==> flow/design.v <==
`timescale 1ns / 1ps
module ControlUnit (
    input  logic        clk,
    input  logic        reset,
    input  logic [31:0] instrCode,
    output logic        regFileWe,
    output logic [ 3:0] aluControl,
    output logic        aluSrcMuxSel,
    output logic        dataWe,
    output logic [ 2:0] RFWDSrcMuxSel,
    output logic        branch,
    output logic        jal,
    output logic        jalr,
    output logic        PCEn,
    output logic        transfer,
    input  logic        ready
);
    wire [6:0] opcode = instrCode[6:0];
    wire [3:0] operators = {
        instrCode[30], instrCode[14:12]
    };   
    logic [10:0] signals;
    assign {PCEn, regFileWe, aluSrcMuxSel, dataWe, RFWDSrcMuxSel, branch, jal, jalr,transfer} = signals;
    typedef enum {
        FETCH,
        DECODE,
        R_EXE,
        I_EXE,
        B_EXE,
        LU_EXE,
        AU_EXE,
        J_EXE,
        JL_EXE,
        S_EXE,
        S_MEM,
        L_EXE,
        L_MEM,
        L_WB
    } state_e;
    state_e state, state_next;
    always_ff @(posedge clk, posedge reset) begin
        if (reset) state <= FETCH;
        else state <= state_next;
    end
    always_comb begin
        state_next = state;
        case (state)
            FETCH:  state_next = DECODE;
            DECODE: begin
                case (opcode)
                    7'b0110011:  state_next = R_EXE;
                    7'b0100011:  state_next = S_EXE;
                    7'b0000011:  state_next = L_EXE;
                    7'b0010011:  state_next = I_EXE;
                    7'b1100011:  state_next = B_EXE;
                    7'b0110111: state_next = LU_EXE;
                    7'b0010111: state_next = AU_EXE;
                    7'b1101111:  state_next = J_EXE;
                    7'b1100111: state_next = JL_EXE;
                endcase
            end
            R_EXE:  state_next = FETCH;
            S_EXE:  state_next = S_MEM;
            S_MEM:  if (ready) state_next = FETCH;
            L_EXE:  state_next = L_MEM;
            L_MEM:  if (ready) state_next = L_WB;
            L_WB:   state_next = FETCH;
            I_EXE:  state_next = FETCH;
            B_EXE:  state_next = FETCH;
            LU_EXE: state_next = FETCH;
            AU_EXE: state_next = FETCH;
            J_EXE:  state_next = FETCH;
            JL_EXE: state_next = FETCH;
        endcase
    end
    always_comb begin
        signals = 11'b0_0_0_0_000_0_0_0_0;
        aluControl = operators;
        case (state)
            FETCH:  signals = 11'b1_0_0_0_000_0_0_0_0;
            DECODE: signals = 11'b0_0_0_0_000_0_0_0_0;
            R_EXE:  signals = 11'b0_1_0_0_000_0_0_0_0;
            S_EXE: begin
                signals    = 11'b0_0_1_0_000_0_0_0_0;
                aluControl = 4'b0000;
            end
            S_MEM:  signals = 11'b0_0_1_1_000_0_0_0_1;
            L_EXE: begin
                signals = 11'b0_0_1_0_001_0_0_0_0;
                aluControl = 4'b0000;
            end
            L_MEM:  signals = 11'b0_0_1_0_001_0_0_0_1;
            L_WB:   signals = 11'b0_1_1_0_001_0_0_0_0;
            I_EXE: begin
                signals = 11'b0_1_1_0_000_0_0_0_0;
                if (operators == 4'b1101)
                    aluControl = operators;   
                else aluControl = {1'b0, operators[2:0]};   
            end
            B_EXE:  signals = 11'b0_0_0_0_000_1_0_0_0;
            LU_EXE: signals = 11'b0_1_0_0_010_0_0_0_0;
            AU_EXE: signals = 11'b0_1_0_0_011_0_0_0_0;
            J_EXE:  signals = 11'b0_1_0_0_100_0_1_0_0;
            JL_EXE: begin
                signals    = 11'b0_1_0_0_100_0_1_1_0;
                aluControl = 4'b0000;
            end
        endcase
    end
endmodule
`timescale 1ns / 1ps
module DataPath (
    input  logic        clk,
    input  logic        reset,
    input  logic        regFileWe,
    input  logic [ 3:0] aluControl,
    input  logic        aluSrcMuxSel,
    input  logic [ 2:0] RFWDSrcMuxSel,
    input  logic        branch,
    input  logic        jal,
    input  logic        jalr,
    input  logic        PCEn,
    output logic [31:0] instrMemAddr,
    input  logic [31:0] instrCode,
    output logic [31:0] dataAddr,
    output logic [31:0] dataWData,
    input  logic [31:0] dataRData
);
    logic [31:0] aluResult, RFData1, RFData2;
    logic [31:0] PCSrcData, PCOutData, PC_Imm_Adder_SrcMuxOut;
    logic [31:0] immExt, aluSrcMuxOut, RFWDSrcMuxOut;
    logic btaken, PCSrcMuxSel;
    logic [31:0] PC_Imm_AdderResult, PC_4_AdderResult, PCSrcMuxOut;
    logic [31:0] DecReg_RFData1, DecReg_RFData2, DecReg_immExt;
    logic [31:0] ExeReg_aluResult, ExeReg_RFData2, ExeReg_PCSrcMuxOut, MemAccReg_dataRData;
    assign instrMemAddr = PCOutData;
    assign dataAddr     = ExeReg_aluResult;
    assign dataWData    = ExeReg_RFData2;
    assign PCSrcMuxSel  = jal | (btaken & branch);
    RegisterFile U_RegFile (
        .clk(clk),
        .we(regFileWe),
        .RAddr1(instrCode[19:15]),
        .RAddr2(instrCode[24:20]),
        .WAddr(instrCode[11:7]),
        .WData(RFWDSrcMuxOut),
        .RData1(RFData1),
        .RData2(RFData2)
    );
    register U_DecReg_RFRD1 (
        .clk  (clk),
        .reset(reset),
        .d    (RFData1),
        .q    (DecReg_RFData1)
    );
    register U_DecReg_RFRD2 (
        .clk  (clk),
        .reset(reset),
        .d    (RFData2),
        .q    (DecReg_RFData2)
    );
    register U_ExeReg_RFRD2 (
        .clk  (clk),
        .reset(reset),
        .d    (DecReg_RFData2),
        .q    (ExeReg_RFData2)
    );
    mux_2x1 U_ALUSrcMux (
        .sel(aluSrcMuxSel),
        .x0 (DecReg_RFData2),
        .x1 (DecReg_immExt),
        .y  (aluSrcMuxOut)
    );
    register U_MemAccReg_dataRData (
        .clk  (clk),
        .reset(reset),
        .d    (dataRData),
        .q    (MemAccReg_dataRData)
    );
    mux_5x1 U_RFWDSrcMux (
        .sel(RFWDSrcMuxSel),
        .x0 (aluResult),
        .x1 (MemAccReg_dataRData),
        .x2 (DecReg_immExt),
        .x3 (PC_Imm_AdderResult),
        .x4 (PC_4_AdderResult),
        .y  (RFWDSrcMuxOut)
    );
    alu U_ALU (
        .aluControl(aluControl),
        .a(DecReg_RFData1),
        .b(aluSrcMuxOut),
        .btaken(btaken),
        .result(aluResult)
    );
    register U_ExeReg_ALU (
        .clk  (clk),
        .reset(reset),
        .d    (aluResult),
        .q    (ExeReg_aluResult)
    );
    extend U_ImmExtend (
        .instrCode(instrCode),
        .immExt(immExt)
    );
    register U_DecReg_ImmExtend (
        .clk  (clk),
        .reset(reset),
        .d    (immExt),
        .q    (DecReg_immExt)
    );
    mux_2x1 U_PC_Imm_Adder_SrcMux (
        .sel(jalr),
        .x0 (PCOutData),
        .x1 (RFData1),
        .y  (PC_Imm_Adder_SrcMuxOut)
    );
    adder U_PC_Imm_Adder (
        .a(DecReg_immExt),
        .b(PC_Imm_Adder_SrcMuxOut),
        .y(PC_Imm_AdderResult)
    );
    adder U_PC_4_Adder (
        .a(32'd4),
        .b(PCOutData),
        .y(PC_4_AdderResult)
    );
    mux_2x1 U_PCSrcMux (
        .sel(PCSrcMuxSel),
        .x0 (PC_4_AdderResult),
        .x1 (PC_Imm_AdderResult),
        .y  (PCSrcMuxOut)
    );
    register U_ExeReg_PCSrcMux (
        .clk  (clk),
        .reset(reset),
        .d    (PCSrcMuxOut),
        .q    (ExeReg_PCSrcMuxOut)
    );
    registerEn U_PC (
        .clk  (clk),
        .reset(reset),
        .en   (PCEn),
        .d    (ExeReg_PCSrcMuxOut),
        .q    (PCOutData)
    );
endmodule
module alu (
    input  logic [ 3:0] aluControl,
    input  logic [31:0] a,
    input  logic [31:0] b,
    output logic        btaken,
    output logic [31:0] result
);
    always_comb begin
        case (aluControl)
            4'b0000:    result = a + b;
            4'b1000:    result = a - b;
            4'b0001:    result = a << b;
            4'b0101:    result = a >> b;
            4'b1101:    result = $signed(a) >>> b[4:0];
            4'b0010:    result = ($signed(a) < $signed(b)) ? 1 : 0;
            4'b0011:   result = (a < b) ? 1 : 0;
            4'b0100:    result = a ^ b;
            4'b0110:     result = a | b;
            4'b0111:    result = a & b;
            default: result = 32'b0;
        endcase
    end
    always_comb begin : branch_processor
        btaken = 1'b0;
        case (aluControl[2:0])
            3'b000:    btaken = (a == b);
            3'b001:    btaken = (a != b);
            3'b100:    btaken = ($signed(a) < $signed(b));
            3'b101:    btaken = ($signed(a) >= $signed(b));
            3'b110:   btaken = (a < b);
            3'b111:   btaken = (a >= b);
            default: btaken = 1'b0;
        endcase
    end
endmodule
module register (
    input  logic        clk,
    input  logic        reset,
    input  logic [31:0] d,
    output logic [31:0] q
);
    always_ff @(posedge clk, posedge reset) begin
        if (reset) q <= 0;
        else q <= d;
    end
endmodule
module registerEn (
    input  logic        clk,
    input  logic        reset,
    input  logic        en,
    input  logic [31:0] d,
    output logic [31:0] q
);
    always_ff @(posedge clk, posedge reset) begin
        if (reset) q <= 0;
        else begin
            if (en) q <= d;
        end
    end
endmodule
module adder (
    input  logic [31:0] a,
    input  logic [31:0] b,
    output logic [31:0] y
);
    assign y = a + b;
endmodule
module RegisterFile (
    input  logic        clk,
    input  logic        we,
    input  logic [ 4:0] RAddr1,
    input  logic [ 4:0] RAddr2,
    input  logic [ 4:0] WAddr,
    input  logic [31:0] WData,
    output logic [31:0] RData1,
    output logic [31:0] RData2
);
    logic [31:0] RegFile[0:2**5-1];
    always_ff @(posedge clk) begin
        if (we) RegFile[WAddr] <= WData;
    end
    assign RData1 = (RAddr1 != 0) ? RegFile[RAddr1] : 32'b0;
    assign RData2 = (RAddr2 != 0) ? RegFile[RAddr2] : 32'b0;
endmodule
module mux_2x1 (
    input  logic        sel,
    input  logic [31:0] x0,
    input  logic [31:0] x1,
    output logic [31:0] y
);
    always_comb begin
        case (sel)
            1'b0:    y = x0;
            1'b1:    y = x1;
            default: y = 32'b0;
        endcase
    end
endmodule
module mux_5x1 (
    input  logic [ 2:0] sel,
    input  logic [31:0] x0,
    input  logic [31:0] x1,
    input  logic [31:0] x2,
    input  logic [31:0] x3,
    input  logic [31:0] x4,
    output logic [31:0] y
);
    always_comb begin
        y = 32'b0;
        case (sel)
            3'd0: y = x0;
            3'd1: y = x1;
            3'd2: y = x2;
            3'd3: y = x3;
            3'd4: y = x4;
        endcase
    end
endmodule
module extend (
    input  logic [31:0] instrCode,
    output logic [31:0] immExt
);
    wire [6:0] opcode = instrCode[6:0];
    wire [2:0] func3 = instrCode[14:12];
    always_comb begin
        immExt = 32'b0;
        case (opcode)
            7'b0110011: immExt = 32'b0;
            7'b0000011: immExt = {{20{instrCode[31]}}, instrCode[31:20]};
            7'b0100011:
            immExt = {{20{instrCode[31]}}, instrCode[31:25], instrCode[11:7]};
            7'b0010011: begin
                case (func3)
                    3'b001:  immExt = {27'b0, instrCode[24:20]};
                    3'b101:  immExt = {27'b0, instrCode[24:20]};
                    3'b011:  immExt = {20'b0, instrCode[31:20]};
                    default: immExt = {{20{instrCode[31]}}, instrCode[31:20]};
                endcase
            end
            7'b1100011:
            immExt = {
                {20{instrCode[31]}},
                instrCode[7],
                instrCode[30:25],
                instrCode[11:8],
                1'b0
            };
            7'b0110111: immExt = {instrCode[31:12], 12'b0};
            7'b0010111: immExt = {instrCode[31:12], 12'b0};
            7'b1101111:
            immExt = {
                {12{instrCode[31]}},
                instrCode[19:12],
                instrCode[20],
                instrCode[30:21],
                1'b0
            };
            7'b1100111: immExt = {{20{instrCode[31]}}, instrCode[31:20]};
            default: immExt = 32'b0;
        endcase
    end
endmodule
`timescale 1ns / 1ps
module RV32I_Core (
    input  logic        clk,
    input  logic        reset,
    input  logic [31:0] instrCode,
    output logic [31:0] instrMemAddr,
    output logic        dataWe,
    output logic [31:0] dataAddr,
    output logic [31:0] dataWData,
    input  logic [31:0] dataRData,
    output logic        transfer,
    input  logic        ready
);
    logic        regFileWe;
    logic [ 3:0] aluControl;
    logic        aluSrcMuxSel;
    logic [ 2:0] RFWDSrcMuxSel;
    logic        branch;
    logic        jal;
    logic        jalr;
    logic        PCEn;
    ControlUnit U_ControlUnit (.*);
    DataPath U_DataPath (.*);
endmodule
Subject: tool reports on RV32I_Core

Hi,

Step by step through the tools: RV32I_Core
Each step is given for the RTL above and for the edited RTL.
Lines under "before" count in the file above, lines under "after" in the edited file.
"difference": "after" minus "before" as printed here. "relative change": 100 x difference / "before".
Library cell names are shortened.
The mark n/a stands for no value.
- design top: RV32I_Core
- clock input: clk
- standard-cell library: sky130hd
- corner: tt_025C_1v80

Diff
Unified diff, file above to edited file.
A script made this edit. It changes what the design does and was not meant as an optimisation.
begin of diff
@@ -413,5 +413,5 @@
     input  logic        reset,
     input  logic [31:0] instrCode,
-    output logic [31:0] instrMemAddr,
+    output logic [31:0] instrMemAddr_pad,
     output logic        dataWe,
     output logic [31:0] dataAddr,
@@ -421,4 +421,6 @@
     input  logic        ready
 );
+    logic [31:0] instrMemAddr;
+    always @(posedge clk) instrMemAddr_pad <= instrMemAddr;
     logic        regFileWe;
     logic [ 3:0] aluControl;
end of diff

Elaborated design
Counts by Yosys on the flattened word-level netlist (proc, flatten, opt, wreduce; memories kept). Register bits leave out memories and registers merged into their read ports (data or address). Print and check cells are left out.
Yosys's memory passes give these memory sizes; they may raise the number of words (mostly to a power of two), join words into wider ones and drop unused or constant bits.
- operators by class (item ; before ; after ; difference ; relative change (%)):
    add/subtract/negate cells ; 4 ; 4 ; 0 ; 0.00
    equal/unequal tests ; 49 ; 49 ; 0 ; 0.00
    reduce/logical cells ; 13 ; 13 ; 0 ; 0.00
    bitwise logic cells ; 8 ; 8 ; 0 ; 0.00
    $lt $le $gt $ge ; 4 ; 4 ; 0 ; 0.00
    shifts and indexed selects ; 3 ; 3 ; 0 ; 0.00
    muxes and demuxes ; 22 ; 22 ; 0 ; 0.00
- operator list (cell ; before ; after ; difference ; relative change (%)):
    equality test 3 bit with constant B ; 6 ; 6 ; 0 ; 0.00
    equality test 32 x 4 -> 1 bit with constant B ; 6 ; 6 ; 0 ; 0.00
    2-to-1 mux 32 bit ; 5 ; 5 ; 0 ; 0.00
    equality test 32 x 3 -> 1 bit with constant B ; 4 ; 4 ; 0 ; 0.00
    equality test 4 x 3 -> 1 bit with constant B ; 4 ; 4 ; 0 ; 0.00
    parallel mux 32 bit (select 2 bit) ; 4 ; 4 ; 0 ; 0.00
    equality test 3 x 1 -> 1 bit with constant B ; 3 ; 3 ; 0 ; 0.00
    equality test 3 x 2 -> 1 bit with constant B ; 3 ; 3 ; 0 ; 0.00
    equality test 4 bit with constant B ; 3 ; 3 ; 0 ; 0.00
    equality test 7 x 6 -> 1 bit with constant B ; 3 ; 3 ; 0 ; 0.00
    equality test 7 bit with constant B ; 3 ; 3 ; 0 ; 0.00
    2-to-1 mux 1 bit ; 3 ; 3 ; 0 ; 0.00
    NOT 1 bit ; 3 ; 3 ; 0 ; 0.00
    OR reduction 2 bit ; 3 ; 3 ; 0 ; 0.00
    adder 32 bit ; 2 ; 2 ; 0 ; 0.00
    equality test 32 x 2 -> 1 bit with constant B ; 2 ; 2 ; 0 ; 0.00
    equality test 4 x 2 -> 1 bit with constant B ; 2 ; 2 ; 0 ; 0.00
    equality test 7 x 5 -> 1 bit with constant B ; 2 ; 2 ; 0 ; 0.00
    greater-or-equal comparator 32 bit ; 2 ; 2 ; 0 ; 0.00
    logical NOT 3 bit ; 2 ; 2 ; 0 ; 0.00
    < comparator 32 bit ; 2 ; 2 ; 0 ; 0.00
    != test 2 bit with constant B ; 2 ; 2 ; 0 ; 0.00
    nonzero test 5 bit ; 2 ; 2 ; 0 ; 0.00
    adder 3 x 32 -> 32 bit with constant A ; 1 ; 1 ; 0 ; 0.00
    bitwise AND 1 bit ; 1 ; 1 ; 0 ; 0.00
    bitwise AND 32 bit ; 1 ; 1 ; 0 ; 0.00
    equality test 32 x 1 -> 1 bit with constant B ; 1 ; 1 ; 0 ; 0.00
    equality test 32 bit ; 1 ; 1 ; 0 ; 0.00
Not every row of either side is listed.
- word-level totals (item ; before ; after ; difference ; relative change (%)):
    bits in registers ; 288 ; 320 ; +32 ; +11.11
    memory bits (writable) ; 1024 ; 1024 ; 0 ; 0.00
    memories kept ; 1 ; 1 ; 0 ; 0.00
    input bits ; 67 ; 67 ; 0 ; 0.00
- memories (item ; before ; after):
    words x width with read and write ports ; U_DataPath.U_RegFile.RegFile 32 x 32 bit 2R1W ; U_DataPath.U_RegFile.RegFile 32 x 32 bit 2R1W

Logic depth
Longest topological path by Yosys (ltp), each cell counted once; first at word level (registers and memories cut), then after technology mapping (sequential cells cut; the memories' decode and read muxes count).
- logic depth (item ; before ; after ; difference ; relative change (%)):
    depth after elaboration ; 10 ; 10 ; 0 ; 0.00
    ABC_AREA ; 0 ; 0 ; n/a ; n/a
    gate-level depth with buffers ; 24 ; 24 ; 0 ; 0.00
    mapped depth without buffers ; 19 ; 19 ; 0 ; 0.00

Mapped cells and area
Yosys stat after the flow's synthesis: flattened, memories mapped to cells. It holds for the ABC_AREA given above (unset counts as 0); a run with the other value may have another netlist.
- cell types (type ; before ; after ; difference ; relative change (%)):
    dfxtp_1 ; 0 ; 32 ; +32 ; n/a
    edfxtp_1 ; 1024 ; 1024 ; 0 ; 0.00
    mux4_2 ; 646 ; 646 ; 0 ; 0.00
    nand2_1 ; 312 ; 312 ; 0 ; 0.00
    dfrtp_1 ; 269 ; 269 ; 0 ; 0.00
    nor2_1 ; 257 ; 257 ; 0 ; 0.00
    clkbuf_1 ; 220 ; 220 ; 0 ; 0.00
    a21oi_1 ; 206 ; 206 ; 0 ; 0.00
    o21ai_0 ; 184 ; 184 ; 0 ; 0.00
    mux2i_1 ; 123 ; 123 ; 0 ; 0.00
    ha_1 ; 120 ; 120 ; 0 ; 0.00
    inv_1 ; 112 ; 112 ; 0 ; 0.00
    buf_1 ; 77 ; 77 ; 0 ; 0.00
    nor3_1 ; 77 ; 77 ; 0 ; 0.00
    mux2_2 ; 75 ; 75 ; 0 ; 0.00
    a21o_1 ; 74 ; 74 ; 0 ; 0.00
    nand3_1 ; 59 ; 59 ; 0 ; 0.00
    xnor2_1 ; 51 ; 51 ; 0 ; 0.00
Not every row of either side is listed.
- synthesis totals (item ; before ; after ; difference ; relative change (%)):
    sequential area (mm²) ; 0.0375072 ; 0.0381478 ; +0.0006406 ; +1.71
    buffers ; 325 ; 325 ; 0 ; 0.00
    cell area after synthesis (mm²) ; 0.0682167 ; 0.0688573 ; +0.0006406 ; +0.94
    cells in the netlist ; 4581 ; 4613 ; +32 ; +0.70
    mapped flip-flops ; 1294 ; 1326 ; +32 ; +2.47
The figures by module come from a second, unflattened synthesis with its own total; it is not the netlist above.
- unflattened totals (item ; before ; after ; difference ; relative change (%)):
    cell total of the unflattened synthesis ; 4907 ; 4939 ; +32 ; +0.65
    area total of the unflattened synthesis (mm²) ; 0.0704426 ; 0.0710832 ; +0.0006406 ; +0.91
Rows give one instance, submodules left out.
- modules, before (module ; cells ; times used ; sequential area (mm²) ; area (mm²)):
    RegisterFile ; 2400 ; 1 ; 0.0307495 ; 0.04696
    alu ; 1380 ; 1 ; 0 ; 0.0092802
    register ; 33 ; 7 ; 0.0008008 ; 0.0008045
    adder ; 202 ; 2 ; 0 ; 0.0014989
    mux_2x1 ; 36 ; 3 ; 0 ; 0.0005443
    registerEn ; 69 ; 1 ; 0.0008008 ; 0.0013488
    mux_5x1 ; 158 ; 1 ; 0 ; 0.00134
    ControlUnit ; 69 ; 1 ; 0.0003516 ; 0.0006744
    extend ; 85 ; 1 ; 0 ; 0.0005618
    DataPath ; 3 ; 1 ; 0 ; 0.000015
    RV32I_Core ; 0 ; 1 ; 0 ; 0
- modules, after (module ; cells ; times used ; sequential area (mm²) ; area (mm²)):
    RegisterFile ; 2400 ; 1 ; 0.0307495 ; 0.04696
    alu ; 1380 ; 1 ; 0 ; 0.0092802
    register ; 33 ; 7 ; 0.0008008 ; 0.0008045
    adder ; 202 ; 2 ; 0 ; 0.0014989
    mux_2x1 ; 36 ; 3 ; 0 ; 0.0005443
    registerEn ; 69 ; 1 ; 0.0008008 ; 0.0013488
    mux_5x1 ; 158 ; 1 ; 0 ; 0.00134
    ControlUnit ; 69 ; 1 ; 0.0003516 ; 0.0006744
    RV32I_Core ; 32 ; 1 ; 0.0006406 ; 0.0006406
    extend ; 85 ; 1 ; 0 ; 0.0005618
    DataPath ; 3 ; 1 ; 0 ; 0.000015

Timing after synthesis
Path of least setup slack by OpenSTA after synthesis, without wires, with an ideal clock, recovery checks aside; 20% of the period is set as input and as output delay. Where synthesis merged equal registers, the netlist keeps one of their names.
- timing post-synthesis (item ; before ; after ; difference ; relative change (%)):
    path type ; input to register ; input to register ; n/a ; n/a
    start ; input instrCode[15] ; input instrCode[15] ; n/a ; n/a
    end ; memory U_DataPath.U_RegFile.RegFile[0][30] ; memory U_DataPath.U_RegFile.RegFile[0][30] ; n/a ; n/a
    setup time (ns) ; 0.390 ; 0.390 ; 0.000 ; n/a
    delay of the path (ns) ; 6.949 ; 6.949 ; 0.000 ; 0.00
    clock period (ns) ; 8.0 ; 8.0 ; 0.0 ; 0.00
    arrival (ns) ; 8.159 ; 8.159 ; 0.000 ; 0.00
    input delay (ns) ; 1.600 ; 1.600 ; 0.000 ; 0.00
    driving pins on the path ; 21 ; 21 ; 0 ; 0.00
    setup slack (ns) ; -0.550 ; -0.550 ; 0.000 ; n/a
    period reached after synthesis (ns) ; 8.55 ; 8.55 ; 0.00 ; 0.00
"delay of the path" = arrival - input delay + setup time.
"driving pins on the path" counts driving pins, that of a launching flip-flop among them; a cell with two outputs on the path counts twice.
"period reached after synthesis" is the clock period less the worst setup slack; recovery checks do not enter. This is arithmetic on one report: input and output delays are still those of the set period (20% each).
The rows between start and end are the longest chain of elaborated cells between them; the timing report does not say that the signal goes this way. Where chains are equally long, one stands for them.
Each line given opens the expression or statement behind the cell; cells for indexed reads and writes are added by Yosys, which also makes memories of some case tables.
The chain passes a memory read, where the word-level depth is cut; so it can be longer than that depth.
On the way, post-synthesis, before:
- cells stage by stage: clkbuf_1 clkbuf_1 buf_1 clkbuf_1 mux4_2 mux4_2 mux2i_1 nor2_1 mux2_2 ha_1 nor2b_1 o31a_1 or3_1 a21oi_1 o31ai_1 a21oi_1 o21ai_1 a31oi_1 o211ai_1 xnor2_1 o221ai_1
- noted length of the longest elaborated chain: 6
- RTL lines, path post-synthesis, before (item ; RTL line ; RTL):
    from (decl) ; 414 ; input  logic [31:0] instrCode,
    memory read (32 x 32 bit) ; 325 ; logic [31:0] RegFile[0:2**5-1];
    2-to-1 mux 32 bit ; 329 ; assign RData1 = (RAddr1 != 0) ? RegFile[RAddr1] : 32'b0;
    parallel mux 32 bit (select 2 bit) ; 339 ; case (sel)
    adder 32 bit ; 313 ; assign y = a + b;
    parallel mux 32 bit (select 5 bit) ; 357 ; case (sel)
    2-to-1 mux 32 bit ; 327 ; if (we) RegFile[WAddr] <= WData;
    to (decl) ; 325 ;
On the way, post-synthesis, after:
- cells stage by stage: clkbuf_1 clkbuf_1 buf_1 clkbuf_1 mux4_2 mux4_2 mux2i_1 nor2_1 mux2_2 ha_1 nor2b_1 o31a_1 or3_1 a21oi_1 o31ai_1 a21oi_1 o21ai_1 a31oi_1 o211ai_1 xnor2_1 o221ai_1
- noted length of the longest elaborated chain: 6
- RTL lines, path post-synthesis, after (item ; RTL line ; RTL):
    from (decl) ; 414 ; input  logic [31:0] instrCode,
    memory read (32 x 32 bit) ; 325 ; logic [31:0] RegFile[0:2**5-1];
    2-to-1 mux 32 bit ; 329 ; assign RData1 = (RAddr1 != 0) ? RegFile[RAddr1] : 32'b0;
    parallel mux 32 bit (select 2 bit) ; 339 ; case (sel)
    adder 32 bit ; 313 ; assign y = a + b;
    parallel mux 32 bit (select 5 bit) ; 357 ; case (sel)
    2-to-1 mux 32 bit ; 327 ; if (we) RegFile[WAddr] <= WData;
    to (decl) ; 325 ;

Timing after layout
From the final timing report of each run of pair A: the path of least setup slack in the routed layout; clock arrival at registers is part of the times.
- timing after layout (item ; before ; after ; difference ; relative change (%)):
    path type ; register to register ; register to register ; n/a ; n/a
    start ; register U_ControlUnit.state ; register U_ControlUnit.state ; n/a ; n/a
    end ; memory U_DataPath.U_RegFile.RegFile[10][26] ; memory U_DataPath.U_RegFile.RegFile[25][26] ; n/a ; n/a
    arrival (ns) ; 7.39 ; 7.38 ; -0.01 ; -0.14
    driving pins on the path ; 20 ; 18 ; -2 ; -10.00
    clock period (ns) ; 7.32 ; 7.32 ; 0.00 ; 0.00
    setup slack (ns) ; 0.47 ; 0.46 ; -0.01 ; n/a
    setup time (ns) ; 0.27 ; 0.26 ; -0.01 ; n/a
An end named without its bit number is one bit of that signal or, where synthesis recoded a state register, one of its new flip-flops.
On the way, after layout, before:
- cells stage by stage: dfrtp_1 or4_1 nor2_4 mux2i_4 inv_2 ha_1 o21ai_0 o21a_1 o21ai_1 a2bb2oi_1 a21oi_1 buf_4 o41ai_1 buf_4 nor2_1 mux2i_1 o211ai_1 or3_1 a21o_1 buf_12
- RTL lines, path after layout, before (item ; RTL line ; RTL):
    from (decl) ; 40 ; state_e state, state_next;
    from (assign) ; 42 ; if (reset) state <= FETCH;
    from (assign) ; 43 ; else state <= state_next;
    to (decl) ; 325 ; logic [31:0] RegFile[0:2**5-1];
before: Chain of elaborated cells between the ends: none given.
On the way, after layout, after:
- cells stage by stage: dfrtp_1 or4_1 nor2_4 nand2_1 nand2_1 ha_1 or3_1 nand4_1 o21ai_1 a2bb2oi_1 a21oi_1 o41ai_1 nor2_1 mux2i_1 o211ai_1 or3_1 a21o_1 buf_12
- RTL lines, path after layout, after (item ; RTL line ; RTL):
    from (decl) ; 40 ; state_e state, state_next;
    from (assign) ; 42 ; if (reset) state <= FETCH;
    from (assign) ; 43 ; else state <= state_next;
    to (decl) ; 325 ; logic [31:0] RegFile[0:2**5-1];
after: Chain of elaborated cells between the ends: none given.

Measured runs
Runs of the flow (Yosys, OpenROAD) on both versions; the two runs of a pair have the same settings. The constraints put input and output delay at 20% of the set period each and load the outputs with 0.01 pF.
Flow settings, pair A:
- CORE_UTILIZATION at 40
- noted period_ns: 7.32
- CAP_MARGIN: 20
- CORE_MARGIN at 2
- SLEW_MARGIN: 20
- measured results, pair A (item ; before ; after ; difference ; relative change (%)):
    worst slack on setup checks (ns) ; 0.470 ; 0.457 ; -0.013 ; n/a
    standard-cell area of the final layout (mm²) ; 0.0786567 ; 0.0801869 ; +0.0015302 ; +1.95
    Yosys chip area after synthesis (mm²) ; 0.0682167 ; 0.0688573 ; +0.0006406 ; +0.94
    achieved clock period (ns) ; 6.850 ; 6.863 ; +0.013 ; +0.19
    overall power (µW) ; 19052 ; 19805 ; +753 ; +3.95
    area of the die (mm²) ; 0.17386 ; 0.175477 ; +0.001617 ; +0.93
Flow settings, pair B:
- CAP_MARGIN: 30
- CORE_UTILIZATION at 59
- noted CTS_CLUSTER_DIAMETER: 294
- noted GPL_ROUTABILITY_DRIVEN: 1
- PLACE_DENSITY_LB_ADDON: 0.2
- SETUP_SLACK_MARGIN at 2.65
- noted period_ns: 10.7
- CORE_MARGIN at 2
- SLEW_MARGIN: 20
- measured results, pair B (item ; before ; after ; difference ; relative change (%)):
    worst slack on setup checks (ns) ; 2.862 ; 2.670 ; -0.192 ; n/a
    standard-cell area of the final layout (mm²) ; 0.0768299 ; 0.0774605 ; +0.0006306 ; +0.82
    Yosys chip area after synthesis (mm²) ; 0.0682167 ; 0.0688573 ; +0.0006406 ; +0.94
    achieved clock period (ns) ; 7.838 ; 8.030 ; +0.192 ; +2.45
    overall power (µW) ; 13059 ; 13344 ; +285 ; +2.18
    area of the die (mm²) ; 0.118357 ; 0.119457 ; +0.001100 ; +0.93
"achieved clock period": clock period set for the run, less the worst setup slack. It is reckoned from that one timing run; input and output delays stay at 20% of the period that was set.
By "overall power" is meant OpenSTA's value without simulated activity: inputs other than the clock are taken to toggle once in ten clock periods, and the tool carries that through the logic.

Regards
